==> flow/design.v <==
module detect_module 
(
    CLK, RSTn,
	 RX_Pin_In,
	 H2L_Sig
);
    input CLK;
	 input RSTn;
	 input RX_Pin_In;
	 output H2L_Sig;
	 reg H2L_F1;
	 reg H2L_F2;
	 always @ ( posedge CLK or negedge RSTn )
	     if( !RSTn )
		      begin
				    H2L_F1 <= 1'b1;
					 H2L_F2 <= 1'b1;
				end
		  else
		      begin
				    H2L_F1 <= RX_Pin_In;
					 H2L_F2 <= H2L_F1;
				end
	assign H2L_Sig = H2L_F2 & !H2L_F1;
endmodule
module rx_bps_module
(
    CLK, RSTn,
	 Count_Sig, 
	 BPS_CLK
);
    input CLK;
	 input RSTn;
	 input Count_Sig;
	 output BPS_CLK;
	 reg [12:0]Count_BPS;
	 always @ ( posedge CLK or negedge RSTn )
	    if( !RSTn )
		     Count_BPS <= 13'd0;
		 else if( Count_BPS == 13'd5207 )
		     Count_BPS <= 13'd0;
		 else if( Count_Sig )
		     Count_BPS <= Count_BPS + 1'b1;
		 else
		     Count_BPS <= 13'd0;
    assign BPS_CLK = ( Count_BPS == 12'd2604 ) ? 1'b1 : 1'b0;
endmodule
module rx_control_module
(
    CLK, RSTn,
	 H2L_Sig, RX_Pin_In, BPS_CLK, RX_En_Sig,
    Count_Sig, RX_Data, RX_Done_Sig
);
    input CLK;
	 input RSTn;
	 input H2L_Sig;
	 input RX_En_Sig;
	 input RX_Pin_In;
	 input BPS_CLK;
	 output Count_Sig;
	 output [7:0]RX_Data;
	 output RX_Done_Sig;
	 reg [3:0]i;
	 reg [7:0]rData;
	 reg isCount;
	 reg isDone;
	 always @ ( posedge CLK or negedge RSTn )
	     if( !RSTn )
		      begin 
		          i <= 4'd0;
					 rData <= 8'd0;
					 isCount <= 1'b0;
					 isDone <= 1'b0;	 
				end
		  else if( RX_En_Sig )
		      case ( i )
			       4'd0 :
					 if( H2L_Sig ) begin i <= i + 1'b1; isCount <= 1'b1; end
					 4'd1 : 
					 if( BPS_CLK ) begin i <= i + 1'b1; end
					 4'd2, 4'd3, 4'd4, 4'd5, 4'd6, 4'd7, 4'd8, 4'd9 :
					 if( BPS_CLK ) begin i <= i + 1'b1; rData[ i - 2 ] <= RX_Pin_In; end
					 4'd10 :
					 if( BPS_CLK ) begin i <= i + 1'b1; end
					 4'd11 :
					 if( BPS_CLK ) begin i <= i + 1'b1; end
					 4'd12 :
					 begin i <= i + 1'b1; isDone <= 1'b1; isCount <= 1'b0; end
					 4'd13 :
					 begin i <= 4'd0; isDone <= 1'b0; end
				endcase
	 assign Count_Sig = isCount;
	 assign RX_Data = rData;
	 assign RX_Done_Sig = isDone;
endmodule
module rx_module
(
    CLK, RSTn,
    RX_Pin_In, RX_En_Sig,
	 RX_Done_Sig, RX_Data
);
    input CLK;
	 input RSTn;
	 input RX_Pin_In;
	 input RX_En_Sig;
	 output [7:0]RX_Data;
	 output RX_Done_Sig;
	 wire H2L_Sig;
	 detect_module U1
	 (
	     .CLK( CLK ),
		  .RSTn( RSTn ),
		  .RX_Pin_In( RX_Pin_In ),     
		  .H2L_Sig( H2L_Sig )          
	 );
	 wire BPS_CLK;
	 rx_bps_module U2
	 (
	     .CLK( CLK ),
		  .RSTn( RSTn ),
		  .Count_Sig( Count_Sig ),    
		  .BPS_CLK( BPS_CLK )         
	 );
	 wire Count_Sig;
	 rx_control_module U3
	 (
	     .CLK( CLK ),
		  .RSTn( RSTn ),
		  .H2L_Sig( H2L_Sig ),       
		  .RX_En_Sig( RX_En_Sig ),   
		  .RX_Pin_In( RX_Pin_In ),   
		  .BPS_CLK( BPS_CLK ),       
		  .Count_Sig( Count_Sig ),     
		  .RX_Data( RX_Data ),         
		  .RX_Done_Sig( RX_Done_Sig )  
	 );
endmodule
module control_module
(
    CLK, RSTn,
	RX_Done_Sig,
	RX_Data,
	RX_En_Sig,
	RX_Data_Out,
	RX_Valid_Out
);
    input CLK;
	input RSTn;
	input RX_Done_Sig;
	input [7:0]RX_Data;
	output RX_En_Sig;
	output [7:0]RX_Data_Out;
	output RX_Valid_Out;
	reg [7:0]rData_0;
	reg isEn;
	reg isValid;
    always @ ( posedge CLK or negedge RSTn )
	    if( !RSTn )
		    begin rData_0 <= 8'd0; isEn <= 1'b0; isValid <= 1'b0; end
		else if( RX_Done_Sig )     
		    begin rData_0 <= RX_Data; isEn <= 1'b0; isValid <= 1'b1; end
		else begin isEn <= 1'b1; isValid <= 1'b0; end
	assign RX_Data_Out  = rData_0 ;
	assign RX_En_Sig = isEn;
	assign RX_Valid_Out = isValid;
endmodule
module rx_module_demo
(
    CLK, RSTn,
	RX_Pin_In,
	RX_Data_Out,
	RX_Valid_Out
);
    input CLK;
	input RSTn;
	input RX_Pin_In;
    output [7:0]RX_Data_Out;
    output RX_Valid_Out;
	wire RX_Done_Sig;
	wire [7:0]RX_Data;
	rx_module U1
	(
	    .CLK( CLK ),
		.RSTn( RSTn ),
		.RX_Pin_In( RX_Pin_In ),    
		.RX_En_Sig( RX_En_Sig ),    
		.RX_Done_Sig( RX_Done_Sig ),   
		.RX_Data( RX_Data )            
	);
	wire RX_En_Sig;
	wire [7:0]Output_Data;
	wire Output_Valid;
	control_module U2
	(
	    .CLK( CLK ),
	    .RSTn( RSTn ),
		.RX_Done_Sig( RX_Done_Sig ),   
		.RX_Data( RX_Data ),           
		.RX_En_Sig( RX_En_Sig ),       
		.RX_Data_Out( Output_Data ),   
		.RX_Valid_Out( Output_Valid )  
	);
	 assign RX_Data_Out = Output_Data;
	 assign RX_Valid_Out = Output_Valid;
endmodule
module data_pro
(
	input clk,
	input rstn,
	input [7:0] data_in,
	input data_valid,
	output [15:0] delay_set_a, 
	output [15:0] delay_set_b,
	output [15:0] delay_set_c, 
	output [15:0] delay_set_d,
	output [15:0] duty_cycle,
	output [15:0] sub_clk_feq,
	output [15:0] sub_clk_scl
);
	reg [7:0] funct;
	reg [15:0] data;
	reg [1:0] state;
	reg update;
	reg [15:0] delay_set_a_reg;
	reg [15:0] delay_set_b_reg;
	reg [15:0] delay_set_c_reg;
	reg [15:0] delay_set_d_reg;
	reg [15:0] duty_cycle_reg;
	reg [15:0] sub_clk_feq_reg;
	reg [15:0] sub_clk_scl_reg;
	always @(posedge clk or negedge rstn) begin		 
		if (!rstn) begin
			funct <= 8'd0;
			data <= 15'd0;
			state <= 2'd0;
			update <= 1'b0;
		end
		else if (data_valid) begin
			case (state)							 
				2'd0: begin					 
					funct <= data_in;
					state <= state + 1;
					update <= 1'b0;
				end
				2'd1: begin					 
					data[15:8] <= data_in;
					state <= state +1;
					update <= 1'b0;
				end
				2'd2: begin 					 
					data[7:0] <= data_in;
					state <= 2'd0;
					update <= 1'b1;
				end
				default: begin
					funct <= 8'd0;
					data[15:0] <= 15'd0;
					state <= 2'd0;
					update <= 1'b0;
				end
			endcase
		end
		else begin
			update <= 1'b0;
		end
	end
	always @(posedge clk or negedge rstn) begin		 
		if (!rstn) begin
			delay_set_a_reg <= 15'd0;				 
			delay_set_b_reg <= 15'd10;
			delay_set_c_reg <= 15'd20;
			delay_set_d_reg <= 15'd30;
			duty_cycle_reg <= 15'd5;
			sub_clk_scl_reg <= 15'd1000;
			sub_clk_feq_reg <= 15'd10;
		end
		else if (update) begin
			case (funct)
				8'd65: delay_set_a_reg <= data;
				8'd66: delay_set_b_reg <= data;
				8'd67: delay_set_c_reg <= data;
				8'd68: delay_set_d_reg <= data;
				8'd69: duty_cycle_reg <= data;
				8'd70: if (data != 16'd0) sub_clk_feq_reg <= data;	 
				8'd83: if (data != 16'd0) sub_clk_scl_reg <= data;
				8'd0: ;
				default: ;
			endcase
		end
	end
	assign delay_set_a = delay_set_a_reg;
	assign delay_set_b = delay_set_b_reg;
	assign delay_set_c = delay_set_c_reg;
	assign delay_set_d = delay_set_d_reg;
	assign duty_cycle = duty_cycle_reg;
	assign sub_clk_feq = sub_clk_feq_reg;
	assign sub_clk_scl = sub_clk_scl_reg;
endmodule
module ch_output_module
(
	input clk,
	input rstn,
	input [15:0] sub_clk_feq,
	input [15:0] sub_clk_scl,
	input [15:0] duty_cycle,
	input [15:0] delay_set,
	output ch_output
);
	reg ch_output_reg;
	reg [15:0] sub_clk_count;
	reg [15:0] subsub_clk_count;
	reg [15:0] subsub_count;
	wire [15:0] sub_clk_sum;
	wire [15:0] subsub_clk_sum;
	assign sub_clk_sum = 50000000 / sub_clk_feq;
	assign subsub_clk_sum = 50000000 / sub_clk_scl;
	always @(posedge clk or negedge rstn) begin 
		if (!rstn) begin
			ch_output_reg <= 0;
			sub_clk_count <= 0;
			subsub_clk_count <=0;
			subsub_count <= 0;
		end else if (sub_clk_count >= sub_clk_sum) begin
			sub_clk_count <= 0;
			subsub_clk_count <= 0;
			subsub_count <=0;
			if (delay_set == 0) begin 
				ch_output_reg <= 1;
			end else begin
				ch_output_reg <= 0;
			end
		end else if (subsub_clk_count >= subsub_clk_sum) begin
			subsub_clk_count <= 0;
			subsub_count <= subsub_count + 1;
			if ( (subsub_count < delay_set - 1) & (delay_set != 0) ) begin
				ch_output_reg <= 0;
			end else if (subsub_count < (delay_set + duty_cycle - 1) ) begin 
				ch_output_reg <= 1;
			end else if (subsub_count >= (delay_set + duty_cycle - 1) ) begin 
				ch_output_reg <= 0;
			end
		end else begin
			sub_clk_count <= sub_clk_count + 1;
			subsub_clk_count <= subsub_clk_count + 1;
		end
	end
	assign ch_output = ch_output_reg;
endmodule
module abcd_output
(
	input clk,						 
	input rstn,
	input rx_pin_in,
	output ch_a_output, ch_b_output, ch_c_output, ch_d_output
);
	wire [7:0] rx_data_out;			 
	wire rx_valid;					 
	wire [15:0] delay_set_a;		 
	wire [15:0] delay_set_b;
	wire [15:0] delay_set_c;
	wire [15:0] delay_set_d;		
	wire [15:0] duty_cycle;			 
	wire [15:0] sub_clk_feq;
	wire [15:0] sub_clk_scl;
	rx_module_demo u1				 
	(
		.CLK(clk),
		.RSTn(rstn),
		.RX_Pin_In(rx_pin_in),		 
		.RX_Data_Out(rx_data_out),	 
		.RX_Valid_Out(rx_valid)
	);
	data_pro u2						 
	(
		.clk(clk),
		.rstn(rstn),
		.data_in(rx_data_out),		 
		.data_valid(rx_valid),
		.delay_set_a(delay_set_a),	 
		.delay_set_b(delay_set_b),
		.delay_set_c(delay_set_c),
		.delay_set_d(delay_set_d),
		.duty_cycle(duty_cycle),	 
		.sub_clk_feq(sub_clk_feq),	 
		.sub_clk_scl(sub_clk_scl)	 
	);
	ch_output_module u_a
	(
		.clk(clk),
		.sub_clk_feq(sub_clk_feq),
		.sub_clk_scl(sub_clk_scl),
		.rstn(rstn),
		.delay_set(delay_set_a),
		.duty_cycle(duty_cycle),
		.ch_output(ch_a_output)
	);
	ch_output_module u_b
	(
		.clk(clk),
		.sub_clk_feq(sub_clk_feq),
		.sub_clk_scl(sub_clk_scl),
		.rstn(rstn),
		.delay_set(delay_set_b),
		.duty_cycle(duty_cycle),
		.ch_output(ch_b_output)
	);
	ch_output_module u_c
	(
		.clk(clk),
		.sub_clk_feq(sub_clk_feq),
		.sub_clk_scl(sub_clk_scl),
		.rstn(rstn),
		.delay_set(delay_set_c),
		.duty_cycle(duty_cycle),
		.ch_output(ch_c_output)
	);
	ch_output_module u_d
	(
		.clk(clk),
		.sub_clk_feq(sub_clk_feq),
		.sub_clk_scl(sub_clk_scl),
		.rstn(rstn),
		.delay_set(delay_set_d),
		.duty_cycle(duty_cycle),
		.ch_output(ch_d_output)
	);
endmodule
Ticket comment

[From RTL to reports: abcd_output]
Module abcd_output before and after one edit of its RTL, step after step.
"before" refers to lines of the RTL above, "after" to lines of the edited file.
"difference": "after" minus "before" as printed here. "rel. change": 100 x difference / "before".
Library cell names are shortened.
The mark -- stands for no value.
Set-up
  top module: abcd_output
  clock: clk
  cell library: sky130hd
  timing corner: tt_025C_1v80

[The edit]
Unified diff, file above to edited file.
The edit is scripted: it alters the design's behaviour and was not made to optimise anything.
begin of diff
@@ -313,5 +313,5 @@
 	wire [15:0] sub_clk_sum;
 	wire [15:0] subsub_clk_sum;
-	assign sub_clk_sum = 50000000 / sub_clk_feq;
+	assign sub_clk_sum = 50000000 - sub_clk_feq;
 	assign subsub_clk_sum = 50000000 / sub_clk_scl;
 	always @(posedge clk or negedge rstn) begin 
end of diff

[Elaborated design]
Source: Yosys, flattened and elaborated, memories not mapped. Widths are those after wreduce. Registers that Yosys merges into a memory's read port (data or address) are not register bits. Print and check cells do not count. Equal cells are merged and count once.
Bit counts
  register bits: before 374, after 374, difference 0, rel. change 0.00%
  bits of input ports: before 3, after 3, difference 0, rel. change 0.00%
  output and inout bits: before 4, after 4, difference 0, rel. change 0.00%
  cells after elaboration: before 243, after 243, difference 0, rel. change 0.00%
Operators by class
  add/sub/neg operators: before 29, after 30, difference +1, rel. change +3.45%
  div/mod/pow operators: before 2, after 1, difference -1, rel. change -50.00%
  order comparisons: before 20, after 20, difference 0, rel. change 0.00%
  equal/unequal tests: before 30, after 30, difference 0, rel. change 0.00%
  shifts and indexed selects: before 2, after 2, difference 0, rel. change 0.00%
  mux-type cells: before 65, after 65, difference 0, rel. change 0.00%
  bitwise operators: before 11, after 11, difference 0, rel. change 0.00%
  reduce/logical cells: before 46, after 46, difference 0, rel. change 0.00%
Operator list
  divider 26 x 16 -> 32 bit (first input constant): before 2, after 1, difference -1, rel. change -50.00%
  subtractor 16 bit (first input constant): before 0, after 1, difference +1
  2-to-1 mux 1 bit: before 30, after 30, difference 0, rel. change 0.00%
  2-to-1 mux 16 bit: before 24, after 24, difference 0, rel. change 0.00%
  AND reduction 2 bit: before 13, after 13, difference 0, rel. change 0.00%
  adder 16 x 1 -> 16 bit (second input constant): before 12, after 12, difference 0, rel. change 0.00%
  >= comparator 16 bit: before 8, after 8, difference 0, rel. change 0.00%
  less-than comparator 16 x 32 -> 1 bit: before 8, after 8, difference 0, rel. change 0.00%
  == test 8 x 7 -> 1 bit (second input constant): before 7, after 7, difference 0, rel. change 0.00%
  == test 4 bit (second input constant): before 6, after 6, difference 0, rel. change 0.00%
  nonzero test 2 bit: before 6, after 6, difference 0, rel. change 0.00%
  AND 1 bit: before 5, after 5, difference 0, rel. change 0.00%
  inequality test 2 x 1 -> 1 bit (second input constant): before 5, after 5, difference 0, rel. change 0.00%
  nonzero test 16 bit: before 5, after 5, difference 0, rel. change 0.00%
  adder 16 x 16 -> 17 bit: before 4, after 4, difference 0, rel. change 0.00%
  == test 4 x 3 -> 1 bit (second input constant): before 4, after 4, difference 0, rel. change 0.00%
  >= comparator 16 x 32 -> 1 bit: before 4, after 4, difference 0, rel. change 0.00%
  zero test 16 bit: before 4, after 4, difference 0, rel. change 0.00%
  AND reduction 3 bit: before 4, after 4, difference 0, rel. change 0.00%
  nonzero test 4 bit: before 4, after 4, difference 0, rel. change 0.00%
  subtractor 16 x 1 -> 17 bit (second input constant): before 4, after 4, difference 0, rel. change 0.00%
  subtractor 32 x 1 -> 32 bit (second input constant): before 4, after 4, difference 0, rel. change 0.00%
  NOT 1 bit: before 3, after 3, difference 0, rel. change 0.00%
  parallel mux 8 bit (select 2 bit): before 3, after 3, difference 0, rel. change 0.00%
  OR reduction 2 bit: before 3, after 3, difference 0, rel. change 0.00%
  == test 4 x 2 -> 1 bit (second input constant): before 2, after 2, difference 0, rel. change 0.00%
  2-to-1 mux 13 bit: before 2, after 2, difference 0, rel. change 0.00%
  2-to-1 mux 4 bit: before 2, after 2, difference 0, rel. change 0.00%
The list need not be complete.

[Depth]
Yosys ltp: most cells in a row. Word level: on the elaborated netlist, between registers, memories and ports. Mapped: between sequential cells and ports; inverters and the memories' decode and read muxes count.
Depth
  depth in word-level cells: before 8, after 8, difference 0, rel. change 0.00%
  ABC_AREA: before 0, after 0
  gate-level depth with buffers: before 504, after 494, difference -10, rel. change -1.98%
  gate-level depth less buffers: before 453, after 446, difference -7, rel. change -1.55%

[Netlist]
Yosys stat after the flow's synthesis: flattened, memories mapped to cells. It holds for the ABC_AREA given above (unset counts as 0); a run with the other value may have another netlist.
Synthesis totals
  mapped cells: before 9973, after 6373, difference -3600, rel. change -36.10%
  chip area (Yosys) (µm²): before 74152.4, after 50697.4, difference -23455.0, rel. change -31.63%
  sequential area (µm²): before 9384.0, after 9384.0, difference 0.0, rel. change 0.00%
  mapped flip-flops: before 374, after 374, difference 0, rel. change 0.00%
  buffers: before 273, after 156, difference -117, rel. change -42.86%
Cells by type
  ha_1: before 1071, after 711, difference -360, rel. change -33.61%
  nor2_1: before 998, after 647, difference -351, rel. change -35.17%
  nand2_1: before 841, after 515, difference -326, rel. change -38.76%
  a21oi_1: before 765, after 444, difference -321, rel. change -41.96%
  o21ai_0: before 682, after 390, difference -292, rel. change -42.82%
  inv_1: before 457, after 273, difference -184, rel. change -40.26%
  a21o_1: before 335, after 158, difference -177, rel. change -52.84%
  xnor2_1: before 500, after 365, difference -135, rel. change -27.00%
  nand3_1: before 304, after 188, difference -116, rel. change -38.16%
  xor2_1: before 335, after 230, difference -105, rel. change -31.34%
  nand2b_1: before 275, after 176, difference -99, rel. change -36.00%
  nor3_1: before 251, after 168, difference -83, rel. change -33.07%
  clkbuf_1: before 187, after 107, difference -80, rel. change -42.78%
  a211oi_1: before 100, after 33, difference -67, rel. change -67.00%
  o21a_1: before 172, after 110, difference -62, rel. change -36.05%
  o211ai_1: before 108, after 48, difference -60, rel. change -55.56%
  o31ai_1: before 149, after 91, difference -58, rel. change -38.93%
  mux2_2: before 252, after 195, difference -57, rel. change -22.62%
The list need not be complete.
By module: a second synthesis without flattening, with its own total; a netlist apart from the flattened one above.
Second synthesis, totals
  cells (unflattened synthesis): before 31642, after 17770, difference -13872, rel. change -43.84%
  area total of the unflattened synthesis (µm²): before 225697.7, after 126362.4, difference -99335.3, rel. change -44.01%
Each row is one instance without its submodules.
Modules, before
  ch_output_module: instances 4, cells 7758, area 54425.9 µm², seq. area 1226.2 µm²
  data_pro: instances 1, cells 392, area 5703.0 µm², seq. area 3500.9 µm²
  rx_control_module: instances 1, cells 120, area 1101.1 µm², seq. area 350.3 µm²
  rx_bps_module: instances 1, cells 75, area 738.2 µm², seq. area 325.3 µm²
  control_module: instances 1, cells 20, area 385.4 µm², seq. area 250.2 µm²
  detect_module: instances 1, cells 3, area 66.3 µm², seq. area 52.6 µm²
  abcd_output: instances 1, cells 0, area 0.0 µm², seq. area 0.0 µm²
  rx_module: instances 1, cells 0, area 0.0 µm², seq. area 0.0 µm²
  rx_module_demo: instances 1, cells 0, area 0.0 µm², seq. area 0.0 µm²
Modules, after
  ch_output_module: instances 4, cells 4290, area 29592.1 µm², seq. area 1226.2 µm²
  data_pro: instances 1, cells 392, area 5703.0 µm², seq. area 3500.9 µm²
  rx_control_module: instances 1, cells 120, area 1101.1 µm², seq. area 350.3 µm²
  rx_bps_module: instances 1, cells 75, area 738.2 µm², seq. area 325.3 µm²
  control_module: instances 1, cells 20, area 385.4 µm², seq. area 250.2 µm²
  detect_module: instances 1, cells 3, area 66.3 µm², seq. area 52.6 µm²
  abcd_output: instances 1, cells 0, area 0.0 µm², seq. area 0.0 µm²
  rx_module: instances 1, cells 0, area 0.0 µm², seq. area 0.0 µm²
  rx_module_demo: instances 1, cells 0, area 0.0 µm², seq. area 0.0 µm²

[Worst setup path after synthesis]
Source: OpenSTA report_checks on the synthesized netlist (no wires, ideal clock, input and output delay 20% of the period each), path of least setup slack; recovery checks are left aside. Register names are those of the netlist, which keeps one name where synthesis merged equal registers.
Timing post-synthesis
  kind: before reg-to-reg, after reg-to-reg
  from: before reg u2.sub_clk_scl_reg[0], after reg u2.sub_clk_scl_reg[0]
  to: before reg u_a.sub_clk_count[13], after reg u_a.sub_clk_count[13]
  period (ns): before 110.0, after 110.0, difference 0.0, rel. change 0.00%
  library setup time (ns): before 0.132, after 0.132, difference 0.000
  launch time at the first pin (ns): before 0.000, after 0.000, difference 0.000
  arrival (ns): before 90.816, after 85.873, difference -4.943, rel. change -5.44%
  data required time (ns): before 109.868, after 109.868, difference 0.000, rel. change 0.00%
  slack (ns): before 19.052, after 23.995, difference +4.943
  path delay (ns): before 90.948, after 86.005, difference -4.943, rel. change -5.43%
  stages: before 483, after 472, difference -11, rel. change -2.28%
  buffers on the path: before 55, after 54, difference -1, rel. change -1.82%
  synthesis period reached (ns): before 90.948, after 86.005, difference -4.943, rel. change -5.43%
"path delay" is the arrival time less input delay plus setup time.
"stages": output pins that drive a net of the path, with the launching flip-flop's if there is one; two outputs of one cell count as two.
"synthesis period reached" is the clock period less the worst setup slack; recovery checks do not enter. This is arithmetic on one report: input and output delays are still those of the set period (20% each).
The rows between start and end are the longest chain of elaborated cells between them; the timing report does not say that the signal goes this way. Where chains are equally long, one stands for them.
A line is the first line of the expression or statement that the cell stems from. Yosys adds cells for indexed reads and writes and turns some case tables into memories.
A register here has more assigning lines than the two given.
On the way, post-synthesis, before
  path through: dfrtp_1 > buf_4 > buf_4 > clkbuf_1 > inv_1 > clkbuf_1 > buf_1 > ha_1 > clkbuf_1 > nor4b_1 > nand2_1 > nor2_1 > ha_1 > xor2_1 > a32oi_1 > nor2_1 > ha_1 > a21oi_1 > (+447 left out) > o21ai_0 > nand2b_1 > a21oi_1 > nor2b_1 > o21ai_0 > nand2b_1 > a21oi_1 > nor2b_1 > o21ai_0 > nand2b_1 > a21oi_1 > clkbuf_1 > and3_1 > nand4_1 > nor2_1 > nand3_1 > xor2_1 > nor2_1
  cells in the longest elaborated chain: 4
  elaborated cells on any way between the ends: 5
  source lines of those cells: 3
  classes of those cells: 1 x div; 1 x compare; 1 x eq/ne; 2 x mux
RTL lines, path post-synthesis, before
  start: declaration: line 230  | reg [15:0] sub_clk_scl_reg;
  start: assignment: line 274  | sub_clk_scl_reg <= 15'd1000;
  start: assignment: line 285  | 8'd83: if (data != 16'd0) sub_clk_scl_reg <= data;
  divider 26 x 16 -> 32 bit: line 316  | assign subsub_clk_sum = 50000000 / sub_clk_scl;
  >= comparator 16 bit: line 332  | end else if (subsub_clk_count >= subsub_clk_sum) begin
  2-to-1 mux 16 bit: line 332
  2-to-1 mux 16 bit: line 323  | end else if (sub_clk_count >= sub_clk_sum) begin
  end: assignment: line 324  | sub_clk_count <= 0;
  end: assignment: line 343  | sub_clk_count <= sub_clk_count + 1;
  end: declaration: line 310  | reg [15:0] sub_clk_count;
On the way, post-synthesis, after
  path through: dfrtp_1 > buf_4 > buf_4 > inv_1 > clkbuf_1 > clkbuf_1 > buf_1 > ha_1 > buf_2 > buf_2 > inv_1 > nor4_1 > ha_1 > nor3b_1 > a22oi_1 > nor3_1 > ha_1 > a21o_1 > (+436 left out) > nand2b_1 > a21oi_1 > nor2b_1 > o21ai_0 > nand2b_1 > a21oi_1 > nor2b_1 > o21ai_0 > nand2b_1 > a21oi_1 > clkbuf_1 > and3_1 > and2_1 > nand3_1 > nor2_1 > nand3_1 > xor2_1 > nor2_1
  cells in the longest elaborated chain: 4
  elaborated cells on any way between the ends: 5
  source lines of those cells: 3
  classes of those cells: 1 x div; 1 x compare; 1 x eq/ne; 2 x mux
RTL lines, path post-synthesis, after
  start: declaration: line 230  | reg [15:0] sub_clk_scl_reg;
  start: assignment: line 274  | sub_clk_scl_reg <= 15'd1000;
  start: assignment: line 285  | 8'd83: if (data != 16'd0) sub_clk_scl_reg <= data;
  divider 26 x 16 -> 32 bit: line 316  | assign subsub_clk_sum = 50000000 / sub_clk_scl;
  >= comparator 16 bit: line 332  | end else if (subsub_clk_count >= subsub_clk_sum) begin
  2-to-1 mux 16 bit: line 332
  2-to-1 mux 16 bit: line 323  | end else if (sub_clk_count >= sub_clk_sum) begin
  end: assignment: line 324  | sub_clk_count <= 0;
  end: assignment: line 343  | sub_clk_count <= sub_clk_count + 1;
  end: declaration: line 310  | reg [15:0] sub_clk_count;

[Timing after layout]
Path of least setup slack in the final report of each run of pair 1 (OpenROAD, finished layout, wires in). Where an end is a register, its clock arrival counts in the times.
Timing after layout
  kind: before reg-to-reg, after reg-to-reg
  from: before reg u2.sub_clk_scl_reg[0], after reg u2.sub_clk_scl_reg[15]
  to: before reg u_a.sub_clk_count[15], after reg u_a.sub_clk_count[15]
  period (ns): before 104.0, after 104.0, difference 0.0, rel. change 0.00%
  library setup time (ns): before 0.13, after 0.13, difference 0.00
  launch time at the first pin (ns): before 0.60, after 0.61, difference +0.01, rel. change +1.67%
  arrival (ns): before 96.11, after 95.36, difference -0.75, rel. change -0.78%
  data required time (ns): before 104.49, after 104.47, difference -0.02, rel. change -0.02%
  slack (ns): before 8.37, after 9.10, difference +0.73
  stages: before 441, after 435, difference -6, rel. change -1.36%
  buffers on the path: before 14, after 11, difference -3, rel. change -21.43%
The rows between start and end are the longest chain of elaborated cells between them; the timing report does not say that the signal goes this way. Where chains are equally long, one stands for them.
A register here has more assigning lines than the two given.
On the way, after layout, before
  path through: dfrtp_2 > inv_1 > ha_2 > nor4b_2 > nand2_1 > nor2_1 > ha_1 > xor2_1 > a32oi_1 > nor2_1 > ha_1 > a21oi_1 > a21o_1 > nor3_1 > nor2_1 > nor2_1 > ha_1 > o21ai_1 > (+405 left out) > nor2b_1 > o21ai_0 > nand2b_1 > a21oi_1 > nor2b_1 > o21ai_0 > nand2b_1 > a21oi_1 > nor2b_1 > o21ai_0 > nand2b_1 > a21oi_2 > and3_1 > nand4_1 > nor2_2 > nand3_1 > xor2_1 > nor2_1
  cells in the longest elaborated chain: 4
  elaborated cells on any way between the ends: 5
  source lines of those cells: 3
  classes of those cells: 1 x div; 1 x compare; 1 x eq/ne; 2 x mux
RTL lines, path after layout, before
  start: declaration: line 230  | reg [15:0] sub_clk_scl_reg;
  start: assignment: line 274  | sub_clk_scl_reg <= 15'd1000;
  start: assignment: line 285  | 8'd83: if (data != 16'd0) sub_clk_scl_reg <= data;
  divider 26 x 16 -> 32 bit: line 316  | assign subsub_clk_sum = 50000000 / sub_clk_scl;
  >= comparator 16 bit: line 332  | end else if (subsub_clk_count >= subsub_clk_sum) begin
  2-to-1 mux 16 bit: line 332
  2-to-1 mux 16 bit: line 323  | end else if (sub_clk_count >= sub_clk_sum) begin
  end: assignment: line 324  | sub_clk_count <= 0;
  end: assignment: line 343  | sub_clk_count <= sub_clk_count + 1;
  end: declaration: line 310  | reg [15:0] sub_clk_count;
On the way, after layout, after
  path through: dfrtp_1 > nor3_4 > and3_1 > nand2_1 > nor4_1 > ha_1 > nor3b_1 > a22oi_1 > nor3_1 > ha_1 > a21o_1 > or2_1 > o32ai_1 > and2_1 > ha_1 > o21a_1 > o2bb2ai_1 > or3_1 > (+399 left out) > nand2b_1 > a21oi_1 > nor2b_1 > o21ai_0 > nand2b_1 > a21oi_1 > nor2b_1 > o21ai_0 > nand2b_1 > a21oi_2 > buf_4 > and3_1 > and2_1 > nand3_1 > nor2_1 > nand3_1 > xor2_1 > nor2_1
  cells in the longest elaborated chain: 4
  elaborated cells on any way between the ends: 5
  source lines of those cells: 3
  classes of those cells: 1 x div; 1 x compare; 1 x eq/ne; 2 x mux
RTL lines, path after layout, after
  start: declaration: line 230  | reg [15:0] sub_clk_scl_reg;
  start: assignment: line 274  | sub_clk_scl_reg <= 15'd1000;
  start: assignment: line 285  | 8'd83: if (data != 16'd0) sub_clk_scl_reg <= data;
  divider 26 x 16 -> 32 bit: line 316  | assign subsub_clk_sum = 50000000 / sub_clk_scl;
  >= comparator 16 bit: line 332  | end else if (subsub_clk_count >= subsub_clk_sum) begin
  2-to-1 mux 16 bit: line 332
  2-to-1 mux 16 bit: line 323  | end else if (sub_clk_count >= sub_clk_sum) begin
  end: assignment: line 324  | sub_clk_count <= 0;
  end: assignment: line 343  | sub_clk_count <= sub_clk_count + 1;
  end: declaration: line 310  | reg [15:0] sub_clk_count;

[Flow runs]
Both versions went through the flow (Yosys, OpenROAD) with the same settings in each pair. Constraints: input delay and output delay 20% of the set period each, output load 0.01 pF.
Settings, pair 1
  period_ns: 104.0
  CAP_MARGIN: 20
  CORE_MARGIN: 2
  CORE_UTILIZATION: 40
  SLEW_MARGIN: 20
Final reports, pair 1
  synthesis area (µm²): before 74152.4, after 50697.4, difference -23455.0, rel. change -31.63%
  die outline area (µm²): before 188842.0, after 129607.0, difference -59235.0, rel. change -31.37%
  standard-cell area after layout (µm²): before 79078.3, after 54170.7, difference -24907.6, rel. change -31.50%
  worst setup slack after layout (ns): before 8.374, after 9.105, difference +0.731
  setup TNS (ns): before 0.000, after 0.000, difference 0.000
  final worst hold slack (ns): before 0.363, after 0.365, difference +0.002
  power consumption (mW): before 0.3866, after 0.3723, difference -0.0143, rel. change -3.70%
  achieved period (ns): before 95.626, after 94.895, difference -0.731, rel. change -0.76%
Settings, pair 2
  CELL_PAD_IN_SITES_DETAIL_PLACEMENT: 0
  CORE_ASPECT_RATIO: 0.97
  CORE_MARGIN: 3
  CORE_UTILIZATION: 69
  MIN_ROUTING_LAYER: met1
  PLACE_DENSITY_LB_ADDON: 0.17
  SETUP_SLACK_MARGIN: 5.0
  period_ns: 114.0
  CAP_MARGIN: 20
  SLEW_MARGIN: 20
Final reports, pair 2
  synthesis area (µm²): before 74152.4, after 50697.4, difference -23455.0, rel. change -31.63%
  die outline area (µm²): before 111436.0, after 76763.2, difference -34672.8, rel. change -31.11%
  standard-cell area after layout (µm²): before 77008.9, after 53058.4, difference -23950.5, rel. change -31.10%
  worst setup slack after layout (ns): before 13.120, after 19.720, difference +6.600
  setup TNS (ns): before 0.000, after 0.000, difference 0.000
  final worst hold slack (ns): before 0.363, after 0.368, difference +0.005
  power consumption (mW): before 0.3237, after 0.3213, difference -0.0024, rel. change -0.74%
  achieved period (ns): before 100.880, after 94.280, difference -6.600, rel. change -6.54%
By "achieved period" is meant the clock period of the run minus its worst setup slack. This is arithmetic on one report: input and output delays are still those of the set period (20% each).
By "power consumption" is meant OpenSTA's value without simulated activity: inputs other than the clock are taken to toggle once in ten clock periods, and the tool carries that through the logic.
